==> flow/design.v <==
		`timescale 1ns / 1ps
module lab4_2( 
              input wire      mode,
              input wire[2:0] opCode,
              input wire[3:0] value,
              input clk,
              input reset,
              output reg[9:0] result,
              output reg cacheFull,
              output reg invalidOp,
              output reg overflow);
	reg [2:0] opcode_array[0:31];
	reg [3:0] value_array[0:31];
	integer i;
	reg [10:0] counter;
	reg [10:0] counter2;
	reg [20:0] p0;
	reg [20:0] p1;
	reg [10:0] temp_for_p0_p1_change;	
	reg temp_for_bit_change;
	reg [6:0] PC;
	reg [6:0] begin_PC;
	reg flag;
    always @(posedge clk or posedge reset) begin 
		if(reset) begin
			for(i=0;i<32;i=i+1)begin
				opcode_array[i] = 0;
				value_array[i] = 0;
			end
		   invalidOp = 0;  
			cacheFull = 0;
			overflow = 0;
		   counter = 0;	  
		   counter2= 0;	  
		   p0 = 0;	  
		   p1 = 0;  
		   PC = 0;
		   flag = 0;
		   begin_PC = 0;
		   result = 0;
		end else begin
			if(mode == 1) begin 
				temp_for_p0_p1_change = p0;
			   if(opcode_array[PC] == 0) begin		  
					p0 = p0 + value_array[PC]; 			  
			   end
			   if(opcode_array[PC] == 1) begin
					p0 = p0 + p1 + value_array[PC];				  
			   end
			   if(opcode_array[PC] == 2) begin
					p0 = p0 * p1 + value_array[PC];					
			   end
			   if(opcode_array[PC] == 4) begin 
					counter2 = 0;
					for(i=0;i<10;i=i+1) begin			
						if(p0[i] == 1) counter2 = counter2 + 1; 						
					end			
					p0 = counter2;	  
			   end
			   if(opcode_array[PC] == 5) begin
					for(i=0;i<5;i=i+1) begin
						temp_for_bit_change = p0[i];			
						p0[i] = p0[9-i];			
						p0[9-i] = temp_for_bit_change;
					end
			   end
			   if(opcode_array[PC] == 6) begin					
					begin_PC = value_array[PC];
			   end
			   flag = 0;
			   for(i=10;i<21;i=i+1)begin				  
					if (p0[i] == 1) flag = 1;
					p0[i] = 0;
			   end
				if(flag == 0) begin		
					overflow = 0;	
				end	
				else begin	
					overflow = 1;	
				end
				PC = PC + 1;
				if(PC >= counter) begin  
					PC = begin_PC;			  
				end
				p1 = temp_for_p0_p1_change; 
				result = p0;
			end else begin 
				if(opCode == 3 || opCode == 7)begin	
					invalidOp = 1;	
				end else begin			
					invalidOp = 0;	
					if(counter > 31) begin		
						cacheFull = 1;		
					end else begin	
						opcode_array[counter] = opCode;	
						value_array[counter] = value;	
						counter = counter + 1;
					end
				end
			end
		end 		
    end
endmodule
Memo
Re: synthesis data of lab4_2

Step by step through the tools: lab4_2
Tool output for the design above before and after an edit, in the order of the flow.
"orig" refers to lines of the RTL above, "edited" to lines of the edited file.
"delta": "edited" minus "orig" as printed here. "change_rel_pct": 100 x difference / "orig".
Operators: Yosys type, input widths -> output width; for muxes data width and select width s.
Cell names lack the library's common part.
{"block": "inputs", "design": "lab4_2", "clock": "clk", "library": "sky130hd", "pvt_corner": "tt_025C_1v80"}

The edit
The edit as a unified diff against the file above.
The edited RTL no longer does the same as the RTL above: the edit was made by script, with no optimisation intended.
begin of diff
@@ -54,5 +54,5 @@
 					counter2 = 0;
 					for(i=0;i<10;i=i+1) begin			
-						if(p0[i] == 1) counter2 = counter2 + 1; 						
+						if(p0[i] == 1) counter2 = counter2 - 1; 						
 					end			
 					p0 = counter2;	  
end of diff

Elaborated design
Yosys after proc, flatten, opt, wreduce and memory -nomap, before mapping. Print and check cells are not counted. Equal cells are merged and count once.
{"block": "bits", "element": "register_bits", "orig": 272, "edited": 272, "delta": 0, "change_rel_pct": 0.00}
{"block": "bits", "element": "out_inout_bits", "orig": 13, "edited": 13, "delta": 0, "change_rel_pct": 0.00}
{"block": "bits", "element": "word_cells", "orig": 399, "edited": 399, "delta": 0, "change_rel_pct": 0.00}
{"block": "op_classes", "element": "addsub", "orig": 15, "edited": 15, "delta": 0, "change_rel_pct": 0.00}
{"block": "op_classes", "element": "mul", "orig": 1, "edited": 1, "delta": 0, "change_rel_pct": 0.00}
{"block": "op_classes", "element": "cmp", "orig": 2, "edited": 2, "delta": 0, "change_rel_pct": 0.00}
{"block": "op_classes", "element": "eq_ne", "orig": 69, "edited": 69, "delta": 0, "change_rel_pct": 0.00}
{"block": "op_classes", "element": "mux", "orig": 135, "edited": 135, "delta": 0, "change_rel_pct": 0.00}
{"block": "op_classes", "element": "logic", "orig": 35, "edited": 35, "delta": 0, "change_rel_pct": 0.00}
{"block": "op_classes", "element": "reduce_and_logical", "orig": 70, "edited": 70, "delta": 0, "change_rel_pct": 0.00}
{"block": "op_table", "operator": "$add 11x1->11 const B", "orig": 10, "edited": 1, "delta": -9, "change_rel_pct": -90.00}
{"block": "op_table", "operator": "$sub 11x1->11 const B", "orig": 0, "edited": 9, "delta": 9}
{"block": "op_table", "operator": "$mux 11", "orig": 28, "edited": 29, "delta": 1, "change_rel_pct": 3.57}
{"block": "op_table", "operator": "$mux 1", "orig": 25, "edited": 24, "delta": -1, "change_rel_pct": -4.00}
Operator kinds equal on both sides are left out: 28.

Longest topological paths
Longest topological path by Yosys (ltp), each cell counted once; first at word level (registers and memories cut), then after technology mapping (sequential cells cut; the memories' decode and read muxes count).
{"block": "depth", "element": "ltp_word", "orig": 69, "edited": 69, "delta": 0, "change_rel_pct": 0.00}
{"block": "depth", "element": "abc_area", "orig": "0", "edited": "0"}
{"block": "depth", "element": "ltp_mapped", "orig": 63, "edited": 58, "delta": -5, "change_rel_pct": -7.94}
{"block": "depth", "element": "depth_no_buf", "orig": 58, "edited": 56, "delta": -2, "change_rel_pct": -3.45}

Synthesis result
Source: synth_stat.txt of the flow (Yosys; design flattened, memories mapped). It holds for the ABC_AREA given above (unset counts as 0); a run with the other value may have another netlist.
{"block": "types", "cell": "inv_1", "orig": 146, "edited": 125, "delta": -21, "change_rel_pct": -14.38}
{"block": "types", "cell": "nor2_1", "orig": 73, "edited": 92, "delta": 19, "change_rel_pct": 26.03}
{"block": "types", "cell": "clkbuf_1", "orig": 82, "edited": 99, "delta": 17, "change_rel_pct": 20.73}
{"block": "types", "cell": "o21ai_0", "orig": 48, "edited": 62, "delta": 14, "change_rel_pct": 29.17}
{"block": "types", "cell": "a32oi_1", "orig": 6, "edited": 20, "delta": 14, "change_rel_pct": 233.33}
{"block": "types", "cell": "a211oi_1", "orig": 4, "edited": 17, "delta": 13, "change_rel_pct": 325.00}
{"block": "types", "cell": "xor2_1", "orig": 11, "edited": 22, "delta": 11, "change_rel_pct": 100.00}
{"block": "types", "cell": "nand3b_1", "orig": 5, "edited": 16, "delta": 11, "change_rel_pct": 220.00}
{"block": "types", "cell": "mux2_2", "orig": 242, "edited": 252, "delta": 10, "change_rel_pct": 4.13}
{"block": "types", "cell": "a22oi_1", "orig": 32, "edited": 22, "delta": -10, "change_rel_pct": -31.25}
{"block": "types", "cell": "o21bai_1", "orig": 18, "edited": 9, "delta": -9, "change_rel_pct": -50.00}
{"block": "types", "cell": "a21oi_1", "orig": 83, "edited": 75, "delta": -8, "change_rel_pct": -9.64}
{"block": "types", "cell": "nand2b_1", "orig": 15, "edited": 23, "delta": 8, "change_rel_pct": 53.33}
{"block": "types", "cell": "nor3_1", "orig": 13, "edited": 21, "delta": 8, "change_rel_pct": 61.54}
{"block": "types", "cell": "and3_1", "orig": 11, "edited": 17, "delta": 6, "change_rel_pct": 54.55}
{"block": "types", "cell": "buf_6", "orig": 4, "edited": 10, "delta": 6, "change_rel_pct": 150.00}
{"block": "types", "cell": "a2111oi_0", "orig": 0, "edited": 6, "delta": 6}
{"block": "types", "cell": "mux2i_1", "orig": 29, "edited": 34, "delta": 5, "change_rel_pct": 17.24}
Cell types equal on both sides are left out: 15.
The list need not be complete.
{"block": "synth_totals", "element": "cells", "orig": 1902, "edited": 2029, "delta": 127, "change_rel_pct": 6.68}
{"block": "synth_totals", "element": "synth_area_um2", "orig": 19686.4, "edited": 20698.6, "delta": 1012.2, "change_rel_pct": 5.14}
{"block": "synth_totals", "element": "seq_area_um2", "orig": 6806.5, "edited": 6806.5, "delta": 0.0, "change_rel_pct": 0.00}
{"block": "synth_totals", "element": "flip_flops", "orig": 272, "edited": 272, "delta": 0, "change_rel_pct": 0.00}
{"block": "synth_totals", "element": "buffers", "orig": 111, "edited": 127, "delta": 16, "change_rel_pct": 14.41}

Timing after synthesis
Source: OpenSTA report_checks on the synthesized netlist (no wires, ideal clock, input and output delay 20% of the period each), path of least setup slack; recovery checks are left aside. Register names are those of the netlist, which keeps one name where synthesis merged equal registers.
{"block": "synth_timing", "element": "path_type", "orig": "register to register", "edited": "register to register"}
{"block": "synth_timing", "element": "from", "orig": "register PC[2]", "edited": "register PC[4]"}
{"block": "synth_timing", "element": "to", "orig": "register p0[4]", "edited": "register p0[7]"}
{"block": "synth_timing", "element": "clock_period_ns", "orig": 12.5, "edited": 12.5, "delta": 0.0, "change_rel_pct": 0.00}
{"block": "synth_timing", "element": "setup_time_ns", "orig": 0.120, "edited": 0.137, "delta": 0.017}
{"block": "synth_timing", "element": "t_first_pin_ns", "orig": 0.000, "edited": 0.000, "delta": 0.000}
{"block": "synth_timing", "element": "arrival_time_ns", "orig": 12.900, "edited": 12.238, "delta": -0.662, "change_rel_pct": -5.13}
{"block": "synth_timing", "element": "t_required_ns", "orig": 12.380, "edited": 12.363, "delta": -0.017, "change_rel_pct": -0.14}
{"block": "synth_timing", "element": "path_slack_ns", "orig": -0.519, "edited": 0.125, "delta": 0.644}
{"block": "synth_timing", "element": "path_delay_ns", "orig": 13.020, "edited": 12.375, "delta": -0.645, "change_rel_pct": -4.95}
{"block": "synth_timing", "element": "driving_pins", "orig": 59, "edited": 54, "delta": -5, "change_rel_pct": -8.47}
{"block": "synth_timing", "element": "period_less_setup_slack_ns", "orig": 13.019, "edited": 12.375, "delta": -0.644, "change_rel_pct": -4.95}
"path_delay_ns" = arrival - input delay + setup time.
"driving_pins" counts driving pins, that of a launching flip-flop among them; a cell with two outputs on the path counts twice.
"period_less_setup_slack_ns" = period - worst setup slack (recovery checks aside). The figure is calculated, with input and output delays left at 20% of the set period.
Between the ends stands the longest chain of elaborated cells between them, by number of cells; it is not shown to be the way that was timed. Of several equally long chains one is given.
Each line given opens the expression or statement behind the cell; cells for indexed reads and writes are added by Yosys, which also makes memories of some case tables.
A register here has more assigning lines than the two given.
{"block": "synth_via_orig", "path_cell_list": "dfrtp_1 -> buf_4 -> buf_2 -> buf_1 -> clkbuf_1 -> buf_1 -> and3_1 -> ha_1 -> buf_1 -> nor3_1 -> o211a_1 -> nand3_1 -> clkbuf_1 -> nor2_1 -> a31oi_1 -> ha_1 -> fa_1 -> mux2i_1 -> [... 23 more ...] -> inv_1 -> o311ai_0 -> a21boi_0 -> ha_1 -> mux2i_1 -> a21o_1 -> inv_1 -> ha_1 -> nand2_1 -> o21ai_0 -> ha_1 -> nand2_1 -> xnor3_1 -> or3_1 -> or4_4 -> a211oi_2 -> and3b_1 -> a31o_1", "elab_chain_cells": 57}
{"block": "synth_rtl_orig", "element": "from (decl)", "line": 21, "rtl": "reg [6:0] PC;"}
{"block": "synth_rtl_orig", "element": "from (assign)", "line": 81, "rtl": "PC = PC + 1;"}
{"block": "synth_rtl_orig", "element": "from (assign)", "line": 83, "rtl": "PC = begin_PC;"}
{"block": "synth_rtl_orig", "element": "$eq 5x5->1", "line": 44, "rtl": "if(opcode_array[PC] == 0) begin"}
{"block": "synth_rtl_orig", "element": "$pmux 3 s32", "line": 44}
{"block": "synth_rtl_orig", "element": "$mux 3", "line": 42, "rtl": "if(mode == 1) begin"}
{"block": "synth_rtl_orig", "element": "$logic_not 3->1", "line": 44}
{"block": "synth_rtl_orig", "element": "$mux 4", "line": 44}
{"block": "synth_rtl_orig", "element": "$mux 4", "line": 42}
{"block": "synth_rtl_orig", "element": "$add 10x4->11", "line": 45, "rtl": "p0 = p0 + value_array[PC];"}
{"block": "synth_rtl_orig", "element": "[... 43 more ...]"}
{"block": "synth_rtl_orig", "element": "$mux 11", "line": 53, "rtl": "if(opcode_array[PC] == 4) begin"}
{"block": "synth_rtl_orig", "element": "$mux 11", "line": 42}
{"block": "synth_rtl_orig", "element": "$add 11x1->11", "line": 56, "rtl": "if(p0[i] == 1) counter2 = counter2 + 1;"}
{"block": "synth_rtl_orig", "element": "$mux 11", "line": 56}
{"block": "synth_rtl_orig", "element": "$mux 21", "line": 53}
{"block": "synth_rtl_orig", "element": "$mux 21", "line": 42}
{"block": "synth_rtl_orig", "element": "$mux 1", "line": 60, "rtl": "if(opcode_array[PC] == 5) begin"}
{"block": "synth_rtl_orig", "element": "to (assign)", "line": 58, "rtl": "p0 = counter2;"}
{"block": "synth_rtl_orig", "element": "to (assign)", "line": 63, "rtl": "p0[i] = p0[9-i];"}
{"block": "synth_rtl_orig", "element": "to (decl)", "line": 17, "rtl": "reg [20:0] p0;"}
{"block": "synth_via_edited", "path_cell_list": "dfrtp_1 -> buf_6 -> buf_6 -> buf_2 -> buf_1 -> mux2i_1 -> o22ai_1 -> a311oi_1 -> nand4_1 -> a2111oi_0 -> a31oi_1 -> ha_1 -> fa_1 -> mux2i_1 -> fa_1 -> inv_1 -> ha_1 -> fa_1 -> [... 18 more ...] -> ha_1 -> inv_1 -> a21oi_1 -> ha_1 -> inv_1 -> o22ai_1 -> ha_1 -> nor2_1 -> nor2_1 -> ha_1 -> and3_1 -> nor2_1 -> nand4_1 -> nand2b_1 -> or3_4 -> a211o_1 -> a21oi_1 -> o22ai_1", "elab_chain_cells": 57}
{"block": "synth_rtl_edited", "element": "from (decl)", "line": 21, "rtl": "reg [6:0] PC;"}
{"block": "synth_rtl_edited", "element": "from (assign)", "line": 81, "rtl": "PC = PC + 1;"}
{"block": "synth_rtl_edited", "element": "from (assign)", "line": 83, "rtl": "PC = begin_PC;"}
{"block": "synth_rtl_edited", "element": "$eq 5x5->1", "line": 44, "rtl": "if(opcode_array[PC] == 0) begin"}
{"block": "synth_rtl_edited", "element": "$pmux 3 s32", "line": 44}
{"block": "synth_rtl_edited", "element": "$mux 3", "line": 42, "rtl": "if(mode == 1) begin"}
{"block": "synth_rtl_edited", "element": "$logic_not 3->1", "line": 44}
{"block": "synth_rtl_edited", "element": "$mux 4", "line": 44}
{"block": "synth_rtl_edited", "element": "$mux 4", "line": 42}
{"block": "synth_rtl_edited", "element": "$add 10x4->11", "line": 45, "rtl": "p0 = p0 + value_array[PC];"}
{"block": "synth_rtl_edited", "element": "[... 43 more ...]"}
{"block": "synth_rtl_edited", "element": "$mux 11", "line": 53, "rtl": "if(opcode_array[PC] == 4) begin"}
{"block": "synth_rtl_edited", "element": "$mux 11", "line": 42}
{"block": "synth_rtl_edited", "element": "$sub 11x1->11", "line": 56, "rtl": "if(p0[i] == 1) counter2 = counter2 - 1;"}
{"block": "synth_rtl_edited", "element": "$mux 11", "line": 56}
{"block": "synth_rtl_edited", "element": "$mux 21", "line": 53}
{"block": "synth_rtl_edited", "element": "$mux 21", "line": 42}
{"block": "synth_rtl_edited", "element": "$mux 1", "line": 60, "rtl": "if(opcode_array[PC] == 5) begin"}
{"block": "synth_rtl_edited", "element": "to (assign)", "line": 58, "rtl": "p0 = counter2;"}
{"block": "synth_rtl_edited", "element": "to (assign)", "line": 64, "rtl": "p0[9-i] = temp_for_bit_change;"}
{"block": "synth_rtl_edited", "element": "to (decl)", "line": 17, "rtl": "reg [20:0] p0;"}

Worst path after layout
Path of least setup slack in the final report of the runs of pair 1 (OpenROAD, finished layout, wires in). Where an end is a register, its clock arrival counts in the times.
{"block": "layout_timing", "element": "path_type", "orig": "register to register", "edited": "register to register"}
{"block": "layout_timing", "element": "from", "orig": "register PC[0]", "edited": "register PC[0]"}
{"block": "layout_timing", "element": "to", "orig": "register p0[4]", "edited": "register overflow"}
{"block": "layout_timing", "element": "clock_period_ns", "orig": 12.2, "edited": 12.2, "delta": 0.0, "change_rel_pct": 0.00}
{"block": "layout_timing", "element": "setup_time_ns", "orig": 0.11, "edited": 0.13, "delta": 0.02}
{"block": "layout_timing", "element": "t_first_pin_ns", "orig": 0.60, "edited": 0.62, "delta": 0.02, "change_rel_pct": 3.33}
{"block": "layout_timing", "element": "arrival_time_ns", "orig": 12.55, "edited": 12.16, "delta": -0.39, "change_rel_pct": -3.11}
{"block": "layout_timing", "element": "t_required_ns", "orig": 12.69, "edited": 12.64, "delta": -0.05, "change_rel_pct": -0.39}
{"block": "layout_timing", "element": "path_slack_ns", "orig": 0.14, "edited": 0.48, "delta": 0.34}
{"block": "layout_timing", "element": "driving_pins", "orig": 56, "edited": 51, "delta": -5, "change_rel_pct": -8.93}
Between the ends stands the longest chain of elaborated cells between them, by number of cells; it is not shown to be the way that was timed. Of several equally long chains one is given.
A register here has more assigning lines than the two given.
{"block": "layout_via_orig", "path_cell_list": "dfrtp_1 -> buf_6 -> ha_1 -> buf_4 -> a22o_1 -> a22oi_1 -> nand4_1 -> a221oi_2 -> a31oi_4 -> ha_4 -> fa_1 -> mux2i_2 -> fa_1 -> inv_1 -> ha_2 -> fa_1 -> a21boi_4 -> nor4_2 -> [... 20 more ...] -> ha_1 -> mux2i_1 -> a21o_1 -> inv_2 -> ha_4 -> nand2_2 -> o21ai_2 -> ha_1 -> nand2_2 -> o311ai_4 -> ha_1 -> mux2_4 -> ha_4 -> nand4_1 -> or4_4 -> a211oi_2 -> and3b_1 -> a31o_1", "elab_chain_cells": 57}
{"block": "layout_rtl_orig", "element": "from (decl)", "line": 21, "rtl": "reg [6:0] PC;"}
{"block": "layout_rtl_orig", "element": "from (assign)", "line": 81, "rtl": "PC = PC + 1;"}
{"block": "layout_rtl_orig", "element": "from (assign)", "line": 83, "rtl": "PC = begin_PC;"}
{"block": "layout_rtl_orig", "element": "$eq 5x5->1", "line": 44, "rtl": "if(opcode_array[PC] == 0) begin"}
{"block": "layout_rtl_orig", "element": "$pmux 3 s32", "line": 44}
{"block": "layout_rtl_orig", "element": "$mux 3", "line": 42, "rtl": "if(mode == 1) begin"}
{"block": "layout_rtl_orig", "element": "$logic_not 3->1", "line": 44}
{"block": "layout_rtl_orig", "element": "$mux 4", "line": 44}
{"block": "layout_rtl_orig", "element": "$mux 4", "line": 42}
{"block": "layout_rtl_orig", "element": "$add 10x4->11", "line": 45, "rtl": "p0 = p0 + value_array[PC];"}
{"block": "layout_rtl_orig", "element": "[... 43 more ...]"}
{"block": "layout_rtl_orig", "element": "$mux 11", "line": 53, "rtl": "if(opcode_array[PC] == 4) begin"}
{"block": "layout_rtl_orig", "element": "$mux 11", "line": 42}
{"block": "layout_rtl_orig", "element": "$add 11x1->11", "line": 56, "rtl": "if(p0[i] == 1) counter2 = counter2 + 1;"}
{"block": "layout_rtl_orig", "element": "$mux 11", "line": 56}
{"block": "layout_rtl_orig", "element": "$mux 21", "line": 53}
{"block": "layout_rtl_orig", "element": "$mux 21", "line": 42}
{"block": "layout_rtl_orig", "element": "$mux 1", "line": 60, "rtl": "if(opcode_array[PC] == 5) begin"}
{"block": "layout_rtl_orig", "element": "to (assign)", "line": 58, "rtl": "p0 = counter2;"}
{"block": "layout_rtl_orig", "element": "to (assign)", "line": 63, "rtl": "p0[i] = p0[9-i];"}
{"block": "layout_rtl_orig", "element": "to (decl)", "line": 17, "rtl": "reg [20:0] p0;"}
{"block": "layout_via_edited", "path_cell_list": "dfrtp_2 -> ha_1 -> inv_1 -> nor2_1 -> ha_2 -> a222oi_1 -> o211ai_1 -> a2111oi_4 -> a31oi_4 -> ha_2 -> fa_2 -> mux2i_1 -> fa_1 -> inv_1 -> ha_1 -> fa_2 -> a211oi_2 -> o41ai_4 -> [... 15 more ...] -> mux2i_1 -> o2111ai_2 -> inv_2 -> ha_4 -> inv_1 -> a21oi_1 -> ha_1 -> inv_1 -> o22ai_2 -> ha_1 -> nand2b_1 -> xnor2_2 -> and4_2 -> xor2_2 -> nand4_1 -> or3_4 -> a2111oi_4 -> o211ai_1", "elab_chain_cells": 69}
{"block": "layout_rtl_edited", "element": "from (decl)", "line": 21, "rtl": "reg [6:0] PC;"}
{"block": "layout_rtl_edited", "element": "from (assign)", "line": 81, "rtl": "PC = PC + 1;"}
{"block": "layout_rtl_edited", "element": "from (assign)", "line": 83, "rtl": "PC = begin_PC;"}
{"block": "layout_rtl_edited", "element": "$eq 5x5->1", "line": 44, "rtl": "if(opcode_array[PC] == 0) begin"}
{"block": "layout_rtl_edited", "element": "$pmux 3 s32", "line": 44}
{"block": "layout_rtl_edited", "element": "$mux 3", "line": 42, "rtl": "if(mode == 1) begin"}
{"block": "layout_rtl_edited", "element": "$logic_not 3->1", "line": 44}
{"block": "layout_rtl_edited", "element": "$mux 4", "line": 44}
{"block": "layout_rtl_edited", "element": "$mux 4", "line": 42}
{"block": "layout_rtl_edited", "element": "$add 10x4->11", "line": 45, "rtl": "p0 = p0 + value_array[PC];"}
{"block": "layout_rtl_edited", "element": "[... 45 more ...]"}
{"block": "layout_rtl_edited", "element": "$sub 11x1->11", "line": 56, "rtl": "if(p0[i] == 1) counter2 = counter2 - 1;"}
{"block": "layout_rtl_edited", "element": "$mux 11", "line": 56}
{"block": "layout_rtl_edited", "element": "$mux 21", "line": 53, "rtl": "if(opcode_array[PC] == 4) begin"}
{"block": "layout_rtl_edited", "element": "$mux 21", "line": 42}
{"block": "layout_rtl_edited", "element": "$mux 1 (11 in a row)", "line": 72, "rtl": "if (p0[i] == 1) flag = 1;"}
{"block": "layout_rtl_edited", "element": "$mux 1", "line": 42}
{"block": "layout_rtl_edited", "element": "$mux 1", "line": 75, "rtl": "if(flag == 0) begin"}
{"block": "layout_rtl_edited", "element": "to (assign)", "line": 76, "rtl": "overflow = 0;"}
{"block": "layout_rtl_edited", "element": "to (assign)", "line": 79, "rtl": "overflow = 1;"}
{"block": "layout_rtl_edited", "element": "to (decl)", "line": 11, "rtl": "output reg overflow);"}

Layout results
Runs of the flow (Yosys, OpenROAD) on both versions; the two runs of a pair have the same settings. The constraints put input and output delay at 20% of the set period each and load the outputs with 0.01 pF.
{"block": "flow_settings_pair_1", "CORE_UTILIZATION": 40, "period_ns": 12.2, "CAP_MARGIN": 20, "CORE_MARGIN": 2, "SLEW_MARGIN": 20}
{"block": "measured_pair_1", "element": "yosys.chip_area_um2", "orig": 19686.4, "edited": 20698.6, "delta": 1012.2, "change_rel_pct": 5.14}
{"block": "measured_pair_1", "element": "die_area_um2", "orig": 51006.0, "edited": 53583.0, "delta": 2577.0, "change_rel_pct": 5.05}
{"block": "measured_pair_1", "element": "finish.stdcell_area_um2", "orig": 22550.4, "edited": 23805.3, "delta": 1254.9, "change_rel_pct": 5.56}
{"block": "measured_pair_1", "element": "ws_setup_ns", "orig": 0.138, "edited": 0.477, "delta": 0.339}
{"block": "measured_pair_1", "element": "final_setup_tns_ns", "orig": 0.000, "edited": 0.000, "delta": 0.000}
{"block": "measured_pair_1", "element": "hold_worst_slack_ns", "orig": 0.379, "edited": 0.376, "delta": -0.003}
{"block": "measured_pair_1", "element": "period_reached_ns", "orig": 12.062, "edited": 11.723, "delta": -0.339, "change_rel_pct": -2.81}
{"block": "flow_settings_pair_2", "CELL_PAD_IN_SITES_DETAIL_PLACEMENT": 1, "CORE_ASPECT_RATIO": 0.56, "CORE_UTILIZATION": 25, "CTS_CLUSTER_DIAMETER": 373, "GPL_TIMING_DRIVEN": 1, "HOLD_SLACK_MARGIN": 0.14, "MAX_ROUTING_LAYER": "met5", "MIN_ROUTING_LAYER": "met2", "PLACE_DENSITY_LB_ADDON": 0.06, "TNS_END_PERCENT": 70, "period_ns": 16.7, "CAP_MARGIN": 20, "CORE_MARGIN": 2, "SLEW_MARGIN": 20}
{"block": "measured_pair_2", "element": "yosys.chip_area_um2", "orig": 19686.4, "edited": 20698.6, "delta": 1012.2, "change_rel_pct": 5.14}
{"block": "measured_pair_2", "element": "die_area_um2", "orig": 81102.0, "edited": 85210.0, "delta": 4108.0, "change_rel_pct": 5.07}
{"block": "measured_pair_2", "element": "finish.stdcell_area_um2", "orig": 22345.2, "edited": 23607.6, "delta": 1262.4, "change_rel_pct": 5.65}
{"block": "measured_pair_2", "element": "ws_setup_ns", "orig": 1.093, "edited": 1.269, "delta": 0.176}
{"block": "measured_pair_2", "element": "final_setup_tns_ns", "orig": 0.000, "edited": 0.000, "delta": 0.000}
{"block": "measured_pair_2", "element": "hold_worst_slack_ns", "orig": 0.386, "edited": 0.380, "delta": -0.006}
{"block": "measured_pair_2", "element": "period_reached_ns", "orig": 15.606, "edited": 15.431, "delta": -0.175, "change_rel_pct": -1.12}
"period_reached_ns" is the run's clock period less its worst setup slack. It is reckoned from that one timing run; input and output delays stay at 20% of the period that was set.
